==> flow/design.v <==
module ALU (
    input         clk,         
    input         rst,         
    input         i_vld,       
    input  [31:0] i_a,         
    input  [31:0] i_b,         
    input         opcode,      
    output reg [31:0] o_res,   
    output reg    o_res_vld,   
    output reg    overflow     
);
reg         i_vld_stage1;
reg [31:0]  i_a_stage1, i_b_stage1;
reg         opcode_stage1;
always @(posedge clk or posedge rst) begin
    if (rst) begin
        i_vld_stage1  <= 1'b0;
        i_a_stage1    <= 32'b0;
        i_b_stage1    <= 32'b0;
        opcode_stage1 <= 1'b0;
    end else begin
        i_vld_stage1  <= i_vld;
        i_a_stage1    <= i_a;
        i_b_stage1    <= i_b;
        opcode_stage1 <= opcode;
    end
end
reg         opcode_stage2, opcode_stage3, opcode_stage4;
always @(posedge clk or posedge rst) begin
    if (rst) begin
        opcode_stage2 <= 1'b0;
        opcode_stage3 <= 1'b0;
        opcode_stage4 <= 1'b0;
    end else begin
        opcode_stage2 <= opcode_stage1;
        opcode_stage3 <= opcode_stage2;
        opcode_stage4 <= opcode_stage3;
    end
end
wire [31:0] add_res, mul_res;
wire        add_vld, mul_vld;
wire        add_ovf,  mul_ovf;
adder_32bit adder_inst (
    .clk        (clk),
    .rst        (rst),
    .i_vld      (i_vld_stage1),
    .i_a        (i_a_stage1),
    .i_b        (i_b_stage1),
    .o_res      (add_res),
    .o_res_vld  (add_vld),
    .overflow   (add_ovf)
);
multiplier_32bit multiplier_inst (
    .clk        (clk),
    .rst        (rst),
    .i_vld      (i_vld_stage1),
    .i_a        (i_a_stage1),
    .i_b        (i_b_stage1),
    .o_res      (mul_res),
    .o_res_vld  (mul_vld),
    .overflow   (mul_ovf)
);
always @(posedge clk or posedge rst) begin
    if (rst) begin
        o_res     <= 32'b0;
        o_res_vld <= 1'b0;
        overflow  <= 1'b0;
    end else begin
        case (opcode_stage4)
            1'b0: begin   
                o_res     <= add_res;
                o_res_vld <= add_vld;
                overflow  <= add_ovf;
            end
            1'b1: begin   
                o_res     <= mul_res;
                o_res_vld <= mul_vld;
                overflow  <= mul_ovf;
            end
            default: begin
                o_res     <= 32'b0;
                o_res_vld <= 1'b0;
                overflow  <= 1'b0;
            end
        endcase
    end
end
endmodule
module adder_32bit (
    input         clk,
    input         rst,
    input  [31:0] i_a,
    input  [31:0] i_b,
    input         i_vld,
    output reg [31:0] o_res,
    output reg    o_res_vld,
    output reg    overflow
);
wire        sign_a, sign_b;
wire [7:0]  exp_a, exp_b;
wire [23:0] man_a, man_b;   
assign sign_a = i_a[31];
assign sign_b = i_b[31];
assign exp_a  = i_a[30:23];
assign exp_b  = i_b[30:23];
assign man_a = (exp_a == 8'b0) ? {1'b0, i_a[22:0]} : {1'b1, i_a[22:0]};
assign man_b = (exp_b == 8'b0) ? {1'b0, i_b[22:0]} : {1'b1, i_b[22:0]};
wire is_nan_a  = (exp_a == 8'hFF) && (|i_a[22:0]);
wire is_nan_b  = (exp_b == 8'hFF) && (|i_b[22:0]);
wire is_inf_a  = (exp_a == 8'hFF) && (i_a[22:0] == 23'b0);
wire is_inf_b  = (exp_b == 8'hFF) && (i_b[22:0] == 23'b0);
wire is_zero_a = (i_a[30:0] == 31'b0);
wire is_zero_b = (i_b[30:0] == 31'b0);
reg         i_vld_r;
reg         sign_a_r, sign_b_r;
reg  [7:0]  exp_a_r, exp_b_r;
reg  [23:0] man_a_r, man_b_r;
reg         is_nan_a_r, is_nan_b_r;
reg         is_inf_a_r, is_inf_b_r;
reg         is_zero_a_r, is_zero_b_r;
always @(posedge clk or posedge rst) begin
    if (rst) begin
        i_vld_r     <= 1'b0;
        sign_a_r    <= 1'b0; sign_b_r    <= 1'b0;
        exp_a_r     <= 8'b0; exp_b_r     <= 8'b0;
        man_a_r     <= 24'b0; man_b_r    <= 24'b0;
        is_nan_a_r  <= 1'b0; is_nan_b_r  <= 1'b0;
        is_inf_a_r  <= 1'b0; is_inf_b_r  <= 1'b0;
        is_zero_a_r <= 1'b0; is_zero_b_r <= 1'b0;
    end else begin
        i_vld_r     <= i_vld;
        sign_a_r    <= sign_a;    sign_b_r    <= sign_b;
        exp_a_r     <= exp_a;     exp_b_r     <= exp_b;
        man_a_r     <= man_a;     man_b_r     <= man_b;
        is_nan_a_r  <= is_nan_a;  is_nan_b_r  <= is_nan_b;
        is_inf_a_r  <= is_inf_a;  is_inf_b_r  <= is_inf_b;
        is_zero_a_r <= is_zero_a; is_zero_b_r <= is_zero_b;
    end
end
wire [7:0]  exp_diff;
wire [7:0]  shift_amt;
wire [23:0] man_a_aligned, man_b_aligned;
assign exp_diff = (exp_a_r > exp_b_r) ? (exp_a_r - exp_b_r) : (exp_b_r - exp_a_r);
assign shift_amt = (exp_diff > 8'd23) ? 8'd23 : exp_diff;   
assign man_a_aligned = (exp_a_r > exp_b_r) ? man_a_r : (man_a_r >> shift_amt);
assign man_b_aligned = (exp_a_r > exp_b_r) ? (man_b_r >> shift_amt) : man_b_r;
wire [7:0]  exp_larger = (exp_a_r > exp_b_r) ? exp_a_r : exp_b_r;
wire        op_add_sub;   
wire [24:0] sum_raw;      
wire        sign_sum;
assign op_add_sub = sign_a_r ^ sign_b_r;   
assign sum_raw = (sign_a_r == sign_b_r) ? 
                 {1'b0, man_a_aligned} + {1'b0, man_b_aligned} :   
                 (man_a_aligned >= man_b_aligned) ? 
                 {1'b0, man_a_aligned - man_b_aligned} :           
                 {1'b0, man_b_aligned - man_a_aligned};            
assign sign_sum = (sign_a_r == sign_b_r) ? sign_a_r :            
                  (man_a_aligned >= man_b_aligned) ? sign_a_r :  
                  sign_b_r;                                      
wire        add_nan = is_nan_a_r || is_nan_b_r ||
                      ((is_inf_a_r && is_inf_b_r) && (sign_a_r != sign_b_r));
reg         i_vld_r2;
reg [24:0]  sum_raw_r;
reg         sign_sum_r;
reg [7:0]   exp_larger_r;
reg         is_nan_r, is_inf_r, is_zero_r;
always @(posedge clk or posedge rst) begin
    if (rst) begin
        i_vld_r2    <= 1'b0;
        sum_raw_r   <= 25'b0;
        sign_sum_r  <= 1'b0;
        exp_larger_r <= 8'b0;
        is_nan_r    <= 1'b0;
        is_inf_r    <= 1'b0;
        is_zero_r   <= 1'b0;
    end else begin
        i_vld_r2    <= i_vld_r;
        sum_raw_r   <= sum_raw;
        sign_sum_r  <= sign_sum;
        exp_larger_r <= exp_larger;
        is_nan_r    <= add_nan;
        is_inf_r    <= (is_inf_a_r || is_inf_b_r) && !add_nan;
        is_zero_r   <= is_zero_a_r && is_zero_b_r;
    end
end
reg  [23:0] man_norm;
reg  [7:0]  exp_norm;
reg         overflow_norm;
always @(*) begin
    man_norm    = sum_raw_r[23:0];
    exp_norm    = exp_larger_r;
    overflow_norm = 1'b0;
    if (sum_raw_r[24:0] == 25'b0) begin
        man_norm = 24'b0;
        exp_norm = 8'b0;
    end
    else if (~sum_raw_r[24] && ~sum_raw_r[23]) begin   
        if (sum_raw_r[22]) begin
            man_norm = sum_raw_r[23:0] << 1;
            exp_norm = exp_larger_r - 1;
        end else if (sum_raw_r[21]) begin
            man_norm = sum_raw_r[23:0] << 2;
            exp_norm = exp_larger_r - 2;
        end else if (sum_raw_r[20]) begin
            man_norm = sum_raw_r[23:0] << 3;
            exp_norm = exp_larger_r - 3;
        end else if (sum_raw_r[19]) begin
            man_norm = sum_raw_r[23:0] << 4;
            exp_norm = exp_larger_r - 4;
        end else if (sum_raw_r[18]) begin
            man_norm = sum_raw_r[23:0] << 5;
            exp_norm = exp_larger_r - 5;
        end else if (sum_raw_r[17]) begin
            man_norm = sum_raw_r[23:0] << 6;
            exp_norm = exp_larger_r - 6;
        end else begin
            man_norm = sum_raw_r[23:0] << 7;
            exp_norm = exp_larger_r - 7;
        end
    end
    else if (sum_raw_r[24]) begin
        man_norm = sum_raw_r[24:1];
        exp_norm = exp_larger_r + 1;
        overflow_norm = (exp_norm == 8'hFF);   
    end
    if (exp_norm == 8'hFF) overflow_norm = 1'b1;
end
always @(posedge clk or posedge rst) begin
    if (rst) begin
        o_res     <= 32'b0;
        o_res_vld <= 1'b0;
        overflow  <= 1'b0;
    end else if (i_vld_r2) begin
        if (is_nan_r) begin
            o_res <= 32'h7FC0_0000;   
            overflow <= 1'b1;
        end
        else if (is_inf_r) begin
            o_res <= {sign_sum_r, 8'hFF, 23'b0};   
            overflow <= 1'b1;
        end
        else if (is_zero_r) begin
            o_res <= {sign_sum_r, 31'b0};   
            overflow <= 1'b0;
        end
        else if (overflow_norm) begin
            o_res <= {sign_sum_r, 8'hFF, 23'b0};   
            overflow <= 1'b1;
        end
        else begin
            o_res <= {sign_sum_r, exp_norm, man_norm[22:0]};
            overflow <= 1'b0;
        end
        o_res_vld <= 1'b1;
    end else begin
        o_res_vld <= 1'b0;
        o_res     <= 32'b0;
        overflow  <= 1'b0;
    end
end
endmodule
module multiplier_32bit (
    input         clk,
    input         rst,
    input  [31:0] i_a,
    input  [31:0] i_b,
    input         i_vld,
    output reg [31:0] o_res,
    output reg    o_res_vld,
    output reg    overflow
);
wire        sign_a, sign_b;
wire [7:0]  exp_a, exp_b;
wire [23:0] man_a, man_b;
assign sign_a = i_a[31];
assign sign_b = i_b[31];
assign exp_a  = i_a[30:23];
assign exp_b  = i_b[30:23];
assign man_a  = (exp_a == 8'b0) ? {1'b0, i_a[22:0]} : {1'b1, i_a[22:0]};
assign man_b  = (exp_b == 8'b0) ? {1'b0, i_b[22:0]} : {1'b1, i_b[22:0]};
wire is_nan_a  = (exp_a == 8'hFF) && (|i_a[22:0]);
wire is_nan_b  = (exp_b == 8'hFF) && (|i_b[22:0]);
wire is_inf_a  = (exp_a == 8'hFF) && (i_a[22:0] == 23'b0);
wire is_inf_b  = (exp_b == 8'hFF) && (i_b[22:0] == 23'b0);
wire is_zero_a = (i_a[30:0] == 31'b0);
wire is_zero_b = (i_b[30:0] == 31'b0);
reg         i_vld_r;
reg         sign_a_r, sign_b_r;
reg  [7:0]  exp_a_r, exp_b_r;
reg  [23:0] man_a_r, man_b_r;
reg         is_nan_a_r, is_nan_b_r;
reg         is_inf_a_r, is_inf_b_r;
reg         is_zero_a_r, is_zero_b_r;
always @(posedge clk or posedge rst) begin
    if (rst) begin
        i_vld_r     <= 1'b0;
        sign_a_r    <= 1'b0; sign_b_r    <= 1'b0;
        exp_a_r     <= 8'b0; exp_b_r     <= 8'b0;
        man_a_r     <= 24'b0; man_b_r    <= 24'b0;
        is_nan_a_r  <= 1'b0; is_nan_b_r  <= 1'b0;
        is_inf_a_r  <= 1'b0; is_inf_b_r  <= 1'b0;
        is_zero_a_r <= 1'b0; is_zero_b_r <= 1'b0;
    end else begin
        i_vld_r     <= i_vld;
        sign_a_r    <= sign_a;    sign_b_r    <= sign_b;
        exp_a_r     <= exp_a;     exp_b_r     <= exp_b;
        man_a_r     <= man_a;     man_b_r     <= man_b;
        is_nan_a_r  <= is_nan_a;  is_nan_b_r  <= is_nan_b;
        is_inf_a_r  <= is_inf_a;  is_inf_b_r  <= is_inf_b;
        is_zero_a_r <= is_zero_a; is_zero_b_r <= is_zero_b;
    end
end
wire [47:0] product_raw;   
wire        sign_res;
wire [7:0]  exp_raw;
wire [7:0]  exp_calc;
wire        overflow_calc;
wire [23:0] man_rounded;
wire [22:0] man_final;
assign sign_res = sign_a_r ^ sign_b_r;   
assign product_raw = man_a_r * man_b_r;  
assign exp_raw = exp_a_r + exp_b_r - 8'd127;
wire product_msb = product_raw[47];   
wire [47:0] product_shifted = product_msb ? product_raw >> 1 : product_raw;
assign exp_calc = product_msb ? exp_raw + 1 : exp_raw;
wire guard_bit    = product_shifted[23];
wire sticky_bit   = |product_shifted[22:0];
wire round_up     = guard_bit && (sticky_bit || product_shifted[24]);
assign man_rounded = product_shifted[47:24] + round_up;
wire carry_round = man_rounded[23];   
assign man_final = carry_round ? man_rounded[23:1] : man_rounded[22:0];
wire [7:0] exp_final = carry_round ? exp_calc + 1 : exp_calc;
assign overflow_calc = (exp_final == 8'hFF) || (exp_raw > 8'd254);
wire        mul_nan = is_nan_a_r || is_nan_b_r ||
                      ((is_inf_a_r && is_zero_b_r) || (is_zero_a_r && is_inf_b_r));
reg         i_vld_r2;
reg         sign_res_r;
reg [7:0]   exp_final_r;
reg [22:0]  man_final_r;
reg         overflow_calc_r;
reg         is_nan_r, is_inf_r, is_zero_r;
always @(posedge clk or posedge rst) begin
    if (rst) begin
        i_vld_r2        <= 1'b0;
        sign_res_r      <= 1'b0;
        exp_final_r     <= 8'b0;
        man_final_r     <= 23'b0;
        overflow_calc_r <= 1'b0;
        is_nan_r        <= 1'b0;
        is_inf_r        <= 1'b0;
        is_zero_r       <= 1'b0;
    end else begin
        i_vld_r2        <= i_vld_r;
        sign_res_r      <= sign_res;
        exp_final_r     <= exp_final;
        man_final_r     <= man_final;
        overflow_calc_r <= overflow_calc;
        is_nan_r        <= mul_nan;
        is_inf_r        <= (is_inf_a_r || is_inf_b_r) && !mul_nan;
        is_zero_r       <= is_zero_a_r || is_zero_b_r;
    end
end
always @(posedge clk or posedge rst) begin
    if (rst) begin
        o_res     <= 32'b0;
        o_res_vld <= 1'b0;
        overflow  <= 1'b0;
    end else if (i_vld_r2) begin
        if (is_nan_r) begin
            o_res <= 32'h7FC0_0000;   
            overflow <= 1'b1;
        end
        else if (is_inf_r) begin
            o_res <= {sign_res_r, 8'hFF, 23'b0};   
            overflow <= 1'b1;
        end
        else if (is_zero_r) begin
            o_res <= {sign_res_r, 31'b0};   
            overflow <= 1'b0;
        end
        else if (overflow_calc_r) begin
            o_res <= {sign_res_r, 8'hFF, 23'b0};   
            overflow <= 1'b1;
        end
        else begin
            o_res <= {sign_res_r, exp_final_r, man_final_r};
            overflow <= 1'b0;
        end
        o_res_vld <= 1'b1;
    end else begin
        o_res_vld <= 1'b0;
        o_res     <= 32'b0;
        overflow  <= 1'b0;
    end
end
endmodule
== From RTL to reports: ALU ==
Each step is given for the RTL above and for the edited RTL.
"unedited" refers to lines of the RTL above, "edited" to lines of the edited file.
"difference" is "edited" less "unedited", of the values as shown.
Operators carry their Yosys type and port widths (W data, S select, Z words).
Cell names lack the library's common part.
The mark - stands for no value.

* Top: ALU
* Clock: clk
* Library: sky130hd
* Timing corner: tt_025C_1v80

== Diff ==
The edit as a unified diff against the file above.
This change comes from a script, not from a designer. The edited design behaves differently; no optimisation was intended.

<pre>
@@ -99,5 +99,5 @@
 wire        sign_a, sign_b;
 wire [7:0]  exp_a, exp_b;
-wire [23:0] man_a, man_b;   
+wire [17:0] man_a, man_b;   
 assign sign_a = i_a[31];
 assign sign_b = i_b[31];
</pre>

== Elaborated design ==
Counts by Yosys on the flattened word-level netlist (proc, flatten, opt, wreduce; memories kept). Register bits leave out memories and registers merged into their read ports (data or address); mux counts leave out enables and synchronous resets folded into registers. Print and check cells are left out. Cells with the same type and inputs are merged into one.

{| class="wikitable"
|+ Storage and ports
! element !! unedited !! edited !! difference
|-
| register bits || 317 || 353 || +36
|-
| input port bits || 68 || 68 || 0
|-
| output and inout port bits || 34 || 34 || 0
|-
| word-level cells || 171 || 173 || +2
|}

{| class="wikitable"
|+ Cells by class
! element !! unedited !! edited !! difference
|-
| add/sub/neg operators || 18 || 18 || 0
|-
| multiply operators || 1 || 1 || 0
|-
| $lt $le $gt $ge || 4 || 4 || 0
|-
| equality and inequality tests || 7 || 7 || 0
|-
| shift-type cells || 2 || 2 || 0
|-
| multiplexer cells || 60 || 60 || 0
|-
| bitwise gates (word level) || 4 || 4 || 0
|-
| reduce/logical cells || 33 || 33 || 0
|}

{| class="wikitable"
|+ Operator list
! kind !! unedited !! edited !! difference
|-
| $shr A24 B8 Y24 || 2 || 0 || -2
|-
| $shr A18 B8 Y24 || 0 || 2 || +2
|-
| $mux W1 || 17 || 17 || 0
|-
| $mux W8 || 14 || 14 || 0
|-
| $logic_and A1 B1 Y1 || 13 || 13 || 0
|-
| $mux W23 || 10 || 10 || 0
|-
| $logic_or A1 B1 Y1 || 8 || 8 || 0
|-
| $mux W31 || 6 || 6 || 0
|-
| $eq A8 B8 Y1 const B || 5 || 5 || 0
|-
| $mux W24 || 5 || 5 || 0
|-
| $mux W32 || 4 || 4 || 0
|-
| $sub A8 B3 Y8 const B || 4 || 4 || 0
|-
| $add A8 B1 Y8 const B || 3 || 3 || 0
|-
| $not A1 Y1 || 3 || 3 || 0
|-
| $reduce_or A23 Y1 || 3 || 3 || 0
|-
| $logic_not A1 Y1 || 2 || 2 || 0
|-
| $logic_not A23 Y1 || 2 || 2 || 0
|-
| $logic_not A31 Y1 || 2 || 2 || 0
|-
| $logic_not A8 Y1 || 2 || 2 || 0
|-
| $sub A24 B24 Y24 || 2 || 2 || 0
|-
| $sub A8 B2 Y8 const B || 2 || 2 || 0
|-
| $sub A8 B8 Y8 || 2 || 2 || 0
|-
| $add A24 B1 Y24 || 1 || 1 || 0
|-
| $add A24 B24 Y25 || 1 || 1 || 0
|-
| $add A8 B8 Y8 || 1 || 1 || 0
|-
| $eq A1 B1 Y1 || 1 || 1 || 0
|-
| $ge A24 B24 Y1 || 1 || 1 || 0
|-
| $gt A8 B5 Y1 const B || 1 || 1 || 0
|}

The list need not be complete.

== Longest topological paths ==
Longest topological path by Yosys (ltp), each cell counted once; first at word level (registers and memories cut), then after technology mapping (sequential cells cut; the memories' decode and read muxes count).

{| class="wikitable"
|+ Depth
! element !! unedited !! edited !! difference
|-
| depth in word-level cells || 16 || 16 || 0
|-
| ABC_AREA || 0 || 0 || -
|-
| mapped depth || 38 || 39 || +1
|-
| gate-level depth less buffers || 33 || 32 || -1
|}

== Synthesis result ==
The flow's flattened synthesis, as Yosys stat reports it; memories are mapped. The netlist is that of the ABC_AREA named above (0 if unset); the other value can give another one.

{| class="wikitable"
|+ Mapped netlist
! element !! unedited !! edited !! difference
|-
| cell count || 4,469 || 4,298 || -171
|-
| cell area after synthesis (µm²) || 39,505.4 || 38,079.0 || -1,426.4
|-
| sequential area (µm²) || 7,932.6 || 7,907.6 || -25.0
|-
| flip-flop cells || 317 || 316 || -1
|-
| buffer cells || 275 || 268 || -7
|}

{| class="wikitable"
|+ Cells by type
! cell !! unedited !! edited !! difference
|-
| a211oi_1 || 75 || 36 || -39
|-
| o21ai_0 || 177 || 139 || -38
|-
| a22oi_1 || 41 || 4 || -37
|-
| inv_1 || 659 || 640 || -19
|-
| ha_1 || 289 || 270 || -19
|-
| xnor2_1 || 83 || 64 || -19
|-
| a21oi_1 || 209 || 225 || +16
|-
| o21a_1 || 15 || 31 || +16
|-
| o211ai_1 || 36 || 21 || -15
|-
| nand3_1 || 40 || 54 || +14
|-
| nor2_1 || 217 || 229 || +12
|-
| buf_2 || 26 || 14 || -12
|-
| o21ai_1 || 14 || 3 || -11
|-
| nor2b_1 || 24 || 14 || -10
|-
| a31o_2 || 2 || 12 || +10
|-
| mux2_2 || 53 || 44 || -9
|-
| nand2b_1 || 22 || 13 || -9
|-
| nor3_1 || 48 || 56 || +8
|}

The list need not be complete.
The figures by module come from a second, unflattened synthesis with its own total; it is not the netlist above.

{| class="wikitable"
|+ Second synthesis, totals
! element !! unedited !! edited !! difference
|-
| cell total of the unflattened synthesis || 4,636 || 4,372 || -264
|-
| area total of the unflattened synthesis (µm²) || 42,240.5 || 40,271.1 || -1,969.4
|}

Rows give one instance, submodules left out.

{| class="wikitable"
|+ By module, unedited
! module !! times used !! cells !! area (µm²) !! sequential area (µm²)
|-
| multiplier_32bit || 1 || 2,795 || 25,737.2 || 3,603.5
|-
| adder_32bit || 1 || 1,699 || 13,355.3 || 3,628.5
|-
| ALU || 1 || 142 || 3,148.0 || 2,577.5
|}

{| class="wikitable"
|+ By module, edited
! module !! times used !! cells !! area (µm²) !! sequential area (µm²)
|-
| multiplier_32bit || 1 || 2,849 || 25,974.9 || 3,603.5
|-
| adder_32bit || 1 || 1,381 || 11,148.2 || 3,303.2
|-
| ALU || 1 || 142 || 3,148.0 || 2,577.5
|}

== Path before layout ==
Path of least setup slack by OpenSTA after synthesis, without wires, with an ideal clock, recovery checks aside; 20% of the period is set as input and as output delay. Where synthesis merged equal registers, the netlist keeps one of their names.

{| class="wikitable"
|+ Timing post-synthesis
! element !! unedited !! edited !! difference
|-
| kind || reg2reg || reg2reg || -
|-
| start point || register (no name shown) || register multiplier_inst.man_b_r[3] || -
|-
| end point || register multiplier_inst.man_final_r[17] || register multiplier_inst.man_final_r[14] || -
|-
| period (ps) || 9,000 || 9,000 || 0
|-
| setup time (ps) || 138 || 123 || -15
|-
| time at the first pin (ps) || 0 || 0 || 0
|-
| arrival time (ps) || 8,804 || 9,056 || +252
|-
| required time (ps) || 8,862 || 8,877 || +15
|-
| path slack (ps) || 58 || -179 || -237
|-
| path delay (ps) || 8,942 || 9,179 || +237
|-
| stages on the path || 37 || 38 || +1
|-
| buffers on the path || 6 || 5 || -1
|-
| period reached after synthesis (ps) || 8,942 || 9,179 || +237
|}

"path delay" = arrival - input delay + setup time.
"stages on the path" counts driving pins, that of a launching flip-flop among them; a cell with two outputs on the path counts twice.
"period reached after synthesis" = period - worst setup slack (recovery checks aside). The figure is calculated, with input and output delays left at 20% of the set period.
The rows between start and end are the longest chain of elaborated cells between them; the timing report does not say that the signal goes this way. Where chains are equally long, one stands for them.
Each line given opens the expression or statement behind the cell; cells for indexed reads and writes are added by Yosys, which also makes memories of some case tables.

On the way, post-synthesis, unedited:
* Cells stage by stage: dfrtp_1 > clkbuf_1 > clkbuf_1 > nand2_1 > fa_1 > inv_1 > fa_1 > inv_1 > fa_1 > fa_1 > inv_1 > fa_1 > fa_1 > inv_1 > fa_1 > inv_1 > ha_1 > buf_2 > and3_1 > and2_1 > and3_1 > o2111a_1 > nor4_4 > nor3_1 > o21ai_2 > clkbuf_1 > clkbuf_1 > buf_1 > nor2_1 > a21oi_1 > ha_1 > o2111a_1 > o2111ai_1 > nor4b_1 > o32ai_1 > nand2_1 > o211ai_1
* Length of the longest elaborated chain: 7
* Elaborated cells between the ends (all ways): 7
* Source lines of those cells: 6
* Those cells by class: 1 x add/sub; 1 x mul; 2 x mux; 3 x reduce/logical

{| class="wikitable"
|+ Ends and longest elaborated chain, post-synthesis, unedited
! element !! line !! text
|-
| $mul A24 B24 Y48 || 321 ||
|-
| $mux W47 || 324 ||
|-
| $reduce_or A23 Y1 || 327 ||
|-
| $logic_or A1 B1 Y1 || 328 ||
|-
| $logic_and A1 B1 Y1 || 328 ||
|-
| $add A24 B1 Y24 || 329 ||
|-
| $mux W23 || 331 || <nowiki>assign man_final = carry_round ? man_rounded[23:1] : man_rounded[22:0];</nowiki>
|-
| to (assign) || 347 || <nowiki>man_final_r     <= 23'b0;</nowiki>
|-
| to (assign) || 356 || <nowiki>man_final_r     <= man_final;</nowiki>
|-
| to (decl) || 339 || <nowiki>reg [22:0]  man_final_r;</nowiki>
|}

On the way, post-synthesis, edited:
* Cells stage by stage: dfrtp_1 > clkbuf_1 > clkbuf_1 > nand2_1 > fa_1 > inv_1 > fa_1 > inv_1 > fa_1 > inv_1 > fa_1 > inv_1 > fa_1 > inv_1 > fa_1 > inv_1 > fa_1 > inv_1 > [... 2 more ...] > nand4_1 > a2111oi_2 > o21ai_1 > a21oi_2 > o2111ai_2 > and3_1 > nor2_1 > clkbuf_1 > buf_1 > nor2_1 > nor2_1 > ha_1 > nand4_1 > or2_2 > nor4_1 > a2111oi_0 > a211oi_1 > nor2_1
* Length of the longest elaborated chain: 7
* Elaborated cells between the ends (all ways): 7
* Source lines of those cells: 6
* Those cells by class: 1 x add/sub; 1 x mul; 2 x mux; 3 x reduce/logical

{| class="wikitable"
|+ Ends and longest elaborated chain, post-synthesis, edited
! element !! line !! text
|-
| from (decl) || 290 || <nowiki>reg  [23:0] man_a_r, man_b_r;</nowiki>
|-
| from (assign) || 299 || <nowiki>man_a_r     <= 24'b0; man_b_r    <= 24'b0;</nowiki>
|-
| from (assign) || 307 || <nowiki>man_a_r     <= man_a;     man_b_r     <= man_b;</nowiki>
|-
| $mul A24 B24 Y48 || 321 ||
|-
| $mux W47 || 324 ||
|-
| $reduce_or A23 Y1 || 327 ||
|-
| $logic_or A1 B1 Y1 || 328 ||
|-
| $logic_and A1 B1 Y1 || 328 ||
|-
| $add A24 B1 Y24 || 329 ||
|-
| $mux W23 || 331 || <nowiki>assign man_final = carry_round ? man_rounded[23:1] : man_rounded[22:0];</nowiki>
|-
| to (assign) || 347 || <nowiki>man_final_r     <= 23'b0;</nowiki>
|-
| to (assign) || 356 || <nowiki>man_final_r     <= man_final;</nowiki>
|-
| to (decl) || 339 || <nowiki>reg [22:0]  man_final_r;</nowiki>
|}

== Path in the finished layout ==
Path of least setup slack in the final report of each run of set A (OpenROAD, finished layout, wires in). Where an end is a register, its clock arrival counts in the times.
The path's times are printed in steps of 10 ps; the period is the one set.

{| class="wikitable"
|+ Timing post-layout
! element !! unedited !! edited !! difference
|-
| kind || reg2reg || reg2reg || -
|-
| start point || register (no name shown) || register multiplier_inst.man_b_r[0] || -
|-
| end point || register adder_inst.sum_raw_r[10] || register multiplier_inst.exp_final_r[7] || -
|-
| period (ps) || 8,800 || 8,800 || 0
|-
| setup time (ps) || 140 || 80 || -60
|-
| time at the first pin (ps) || 590 || 640 || +50
|-
| arrival time (ps) || 8,940 || 9,020 || +80
|-
| required time (ps) || 9,240 || 9,300 || +60
|-
| path slack (ps) || 300 || 280 || -20
|-
| stages on the path || 29 || 28 || -1
|-
| buffers on the path || 4 || 2 || -2
|}

The rows between start and end are the longest chain of elaborated cells between them; the timing report does not say that the signal goes this way. Where chains are equally long, one stands for them.

On the way, post-layout, unedited:
* Cells stage by stage: dfrtp_1 > inv_1 > ha_1 > inv_1 > fa_1 > a21o_1 > a21oi_1 > o21ai_1 > a21oi_4 > mux2_1 > o221ai_4 > xor2_4 > buf_6 > or3_1 > buf_4 > or4_1 > o211ai_1 > mux2_2 > ha_1 > or4_1 > nor2_1 > o211ai_1 > a21oi_4 > buf_4 > buf_4 > nor3_1 > a311oi_1 > a31oi_1 > xnor2_1
* Length of the longest elaborated chain: 9
* Elaborated cells between the ends (all ways): 16
* Those cells by class: 5 x add/sub; 3 x compare; 2 x shift; 6 x mux

{| class="wikitable"
|+ Ends and longest elaborated chain, post-layout, unedited
! element !! line !! text
|-
| $sub A8 B8 Y8 || 143 || <nowiki>assign exp_diff = (exp_a_r > exp_b_r) ? (exp_a_r - exp_b_r) : (exp_b_r - exp_a_r);</nowiki>
|-
| $mux W8 || 143 ||
|-
| $gt A8 B5 Y1 || 144 || <nowiki>assign shift_amt = (exp_diff > 8'd23) ? 8'd23 : exp_diff;</nowiki>
|-
| $mux W8 || 144 ||
|-
| $shr A24 B8 Y24 || 146 || <nowiki>assign man_b_aligned = (exp_a_r > exp_b_r) ? (man_b_r >> shift_amt) : man_b_r;</nowiki>
|-
| $mux W24 || 146 ||
|-
| $sub A24 B24 Y24 || 156 || <nowiki>{1'b0, man_b_aligned - man_a_aligned};</nowiki>
|-
| $mux W24 || 154 || <nowiki>(man_a_aligned >= man_b_aligned) ?</nowiki>
|-
| $mux W25 || 152 || <nowiki>assign sum_raw = (sign_a_r == sign_b_r) ?</nowiki>
|-
| to (assign) || 170 || <nowiki>sum_raw_r   <= 25'b0;</nowiki>
|-
| to (assign) || 178 || <nowiki>sum_raw_r   <= sum_raw;</nowiki>
|-
| to (decl) || 163 || <nowiki>reg [24:0]  sum_raw_r;</nowiki>
|}

On the way, post-layout, edited:
* Cells stage by stage: dfrtp_2 > buf_4 > and2_1 > fa_1 > inv_1 > fa_1 > inv_1 > fa_1 > ha_1 > inv_1 > fa_1 > inv_1 > fa_1 > fa_1 > ha_1 > a21oi_1 > o21ai_0 > nand2_1 > a21oi_4 > buf_4 > or3_1 > xnor2_4 > nand2_1 > or4b_4 > a2111o_2 > nor3_4 > nor4b_2 > xnor2_1
* Length of the longest elaborated chain: 7
* Elaborated cells between the ends (all ways): 9
* Source lines of those cells: 7
* Those cells by class: 2 x add/sub; 1 x mul; 3 x mux; 3 x reduce/logical

{| class="wikitable"
|+ Ends and longest elaborated chain, post-layout, edited
! element !! line !! text
|-
| from (decl) || 290 || <nowiki>reg  [23:0] man_a_r, man_b_r;</nowiki>
|-
| from (assign) || 299 || <nowiki>man_a_r     <= 24'b0; man_b_r    <= 24'b0;</nowiki>
|-
| from (assign) || 307 || <nowiki>man_a_r     <= man_a;     man_b_r     <= man_b;</nowiki>
|-
| $mul A24 B24 Y48 || 321 ||
|-
| $mux W47 || 324 ||
|-
| $reduce_or A23 Y1 || 327 ||
|-
| $logic_or A1 B1 Y1 || 328 ||
|-
| $logic_and A1 B1 Y1 || 328 ||
|-
| $add A24 B1 Y24 || 329 ||
|-
| $mux W8 || 332 || <nowiki>wire [7:0] exp_final = carry_round ? exp_calc + 1 : exp_calc;</nowiki>
|-
| to (assign) || 346 || <nowiki>exp_final_r     <= 8'b0;</nowiki>
|-
| to (assign) || 355 || <nowiki>exp_final_r     <= exp_final;</nowiki>
|-
| to (decl) || 338 || <nowiki>reg [7:0]   exp_final_r;</nowiki>
|}

== Flow runs ==
Both versions went through the flow (Yosys, OpenROAD) with the same settings in each pair. Constraints: input delay and output delay 20% of the set period each, output load 0.01 pF.

Settings, set A:
* CORE_UTILIZATION: 40
* PLACE_DENSITY: 0.6
* period_ns: 8.8
* CAP_MARGIN: 20
* CORE_MARGIN: 2
* SLEW_MARGIN: 20

{| class="wikitable"
|+ Measured results, set A
! element !! unedited !! edited !! difference
|-
| area of the synthesized netlist (µm²) || 39,505.4 || 38,079.0 || -1,426.4
|-
| die footprint (µm²) || 101,293.0 || 97,681.3 || -3,611.7
|-
| standard-cell area after layout (µm²) || 44,216.2 || 42,983.7 || -1,232.5
|-
| utilization after routing (%) || 45.1 || 45.4 || +0.3
|-
| worst setup slack after layout (ps) || 299 || 280 || -19
|-
| setup total negative slack (ps) || 0 || 0 || 0
|-
| post-route worst hold slack (ps) || 346 || 350 || +4
|-
| clock period reached (ps) || 8,501 || 8,520 || +19
|}

Settings, set B:
* CORE_UTILIZATION: 21
* GPL_ROUTABILITY_DRIVEN: 1
* MAX_ROUTING_LAYER: met5
* PLACE_DENSITY_LB_ADDON: 0.06
* SETUP_SLACK_MARGIN: 0.27
* period_ns: 4.96
* CAP_MARGIN: 20
* CORE_MARGIN: 2
* SLEW_MARGIN: 20

{| class="wikitable"
|+ Measured results, set B
! element !! unedited !! edited !! difference
|-
| area of the synthesized netlist (µm²) || 39,505.4 || 38,079.0 || -1,426.4
|-
| die footprint (µm²) || 191,608.0 || 184,750.0 || -6,858.0
|-
| standard-cell area after layout (µm²) || 56,925.8 || 52,402.8 || -4,523.0
|-
| utilization after routing (%) || 30.4 || 29.0 || -1.4
|-
| worst setup slack after layout (ps) || -3,256 || -3,269 || -13
|-
| setup total negative slack (ps) || -158,957 || -152,404 || +6,553
|-
| post-route worst hold slack (ps) || 349 || 344 || -5
|-
| clock period reached (ps) || 8,216 || 8,229 || +13
|}

"clock period reached" is the run's clock period less its worst setup slack. It is reckoned from that one timing run; input and output delays stay at 20% of the period that was set.
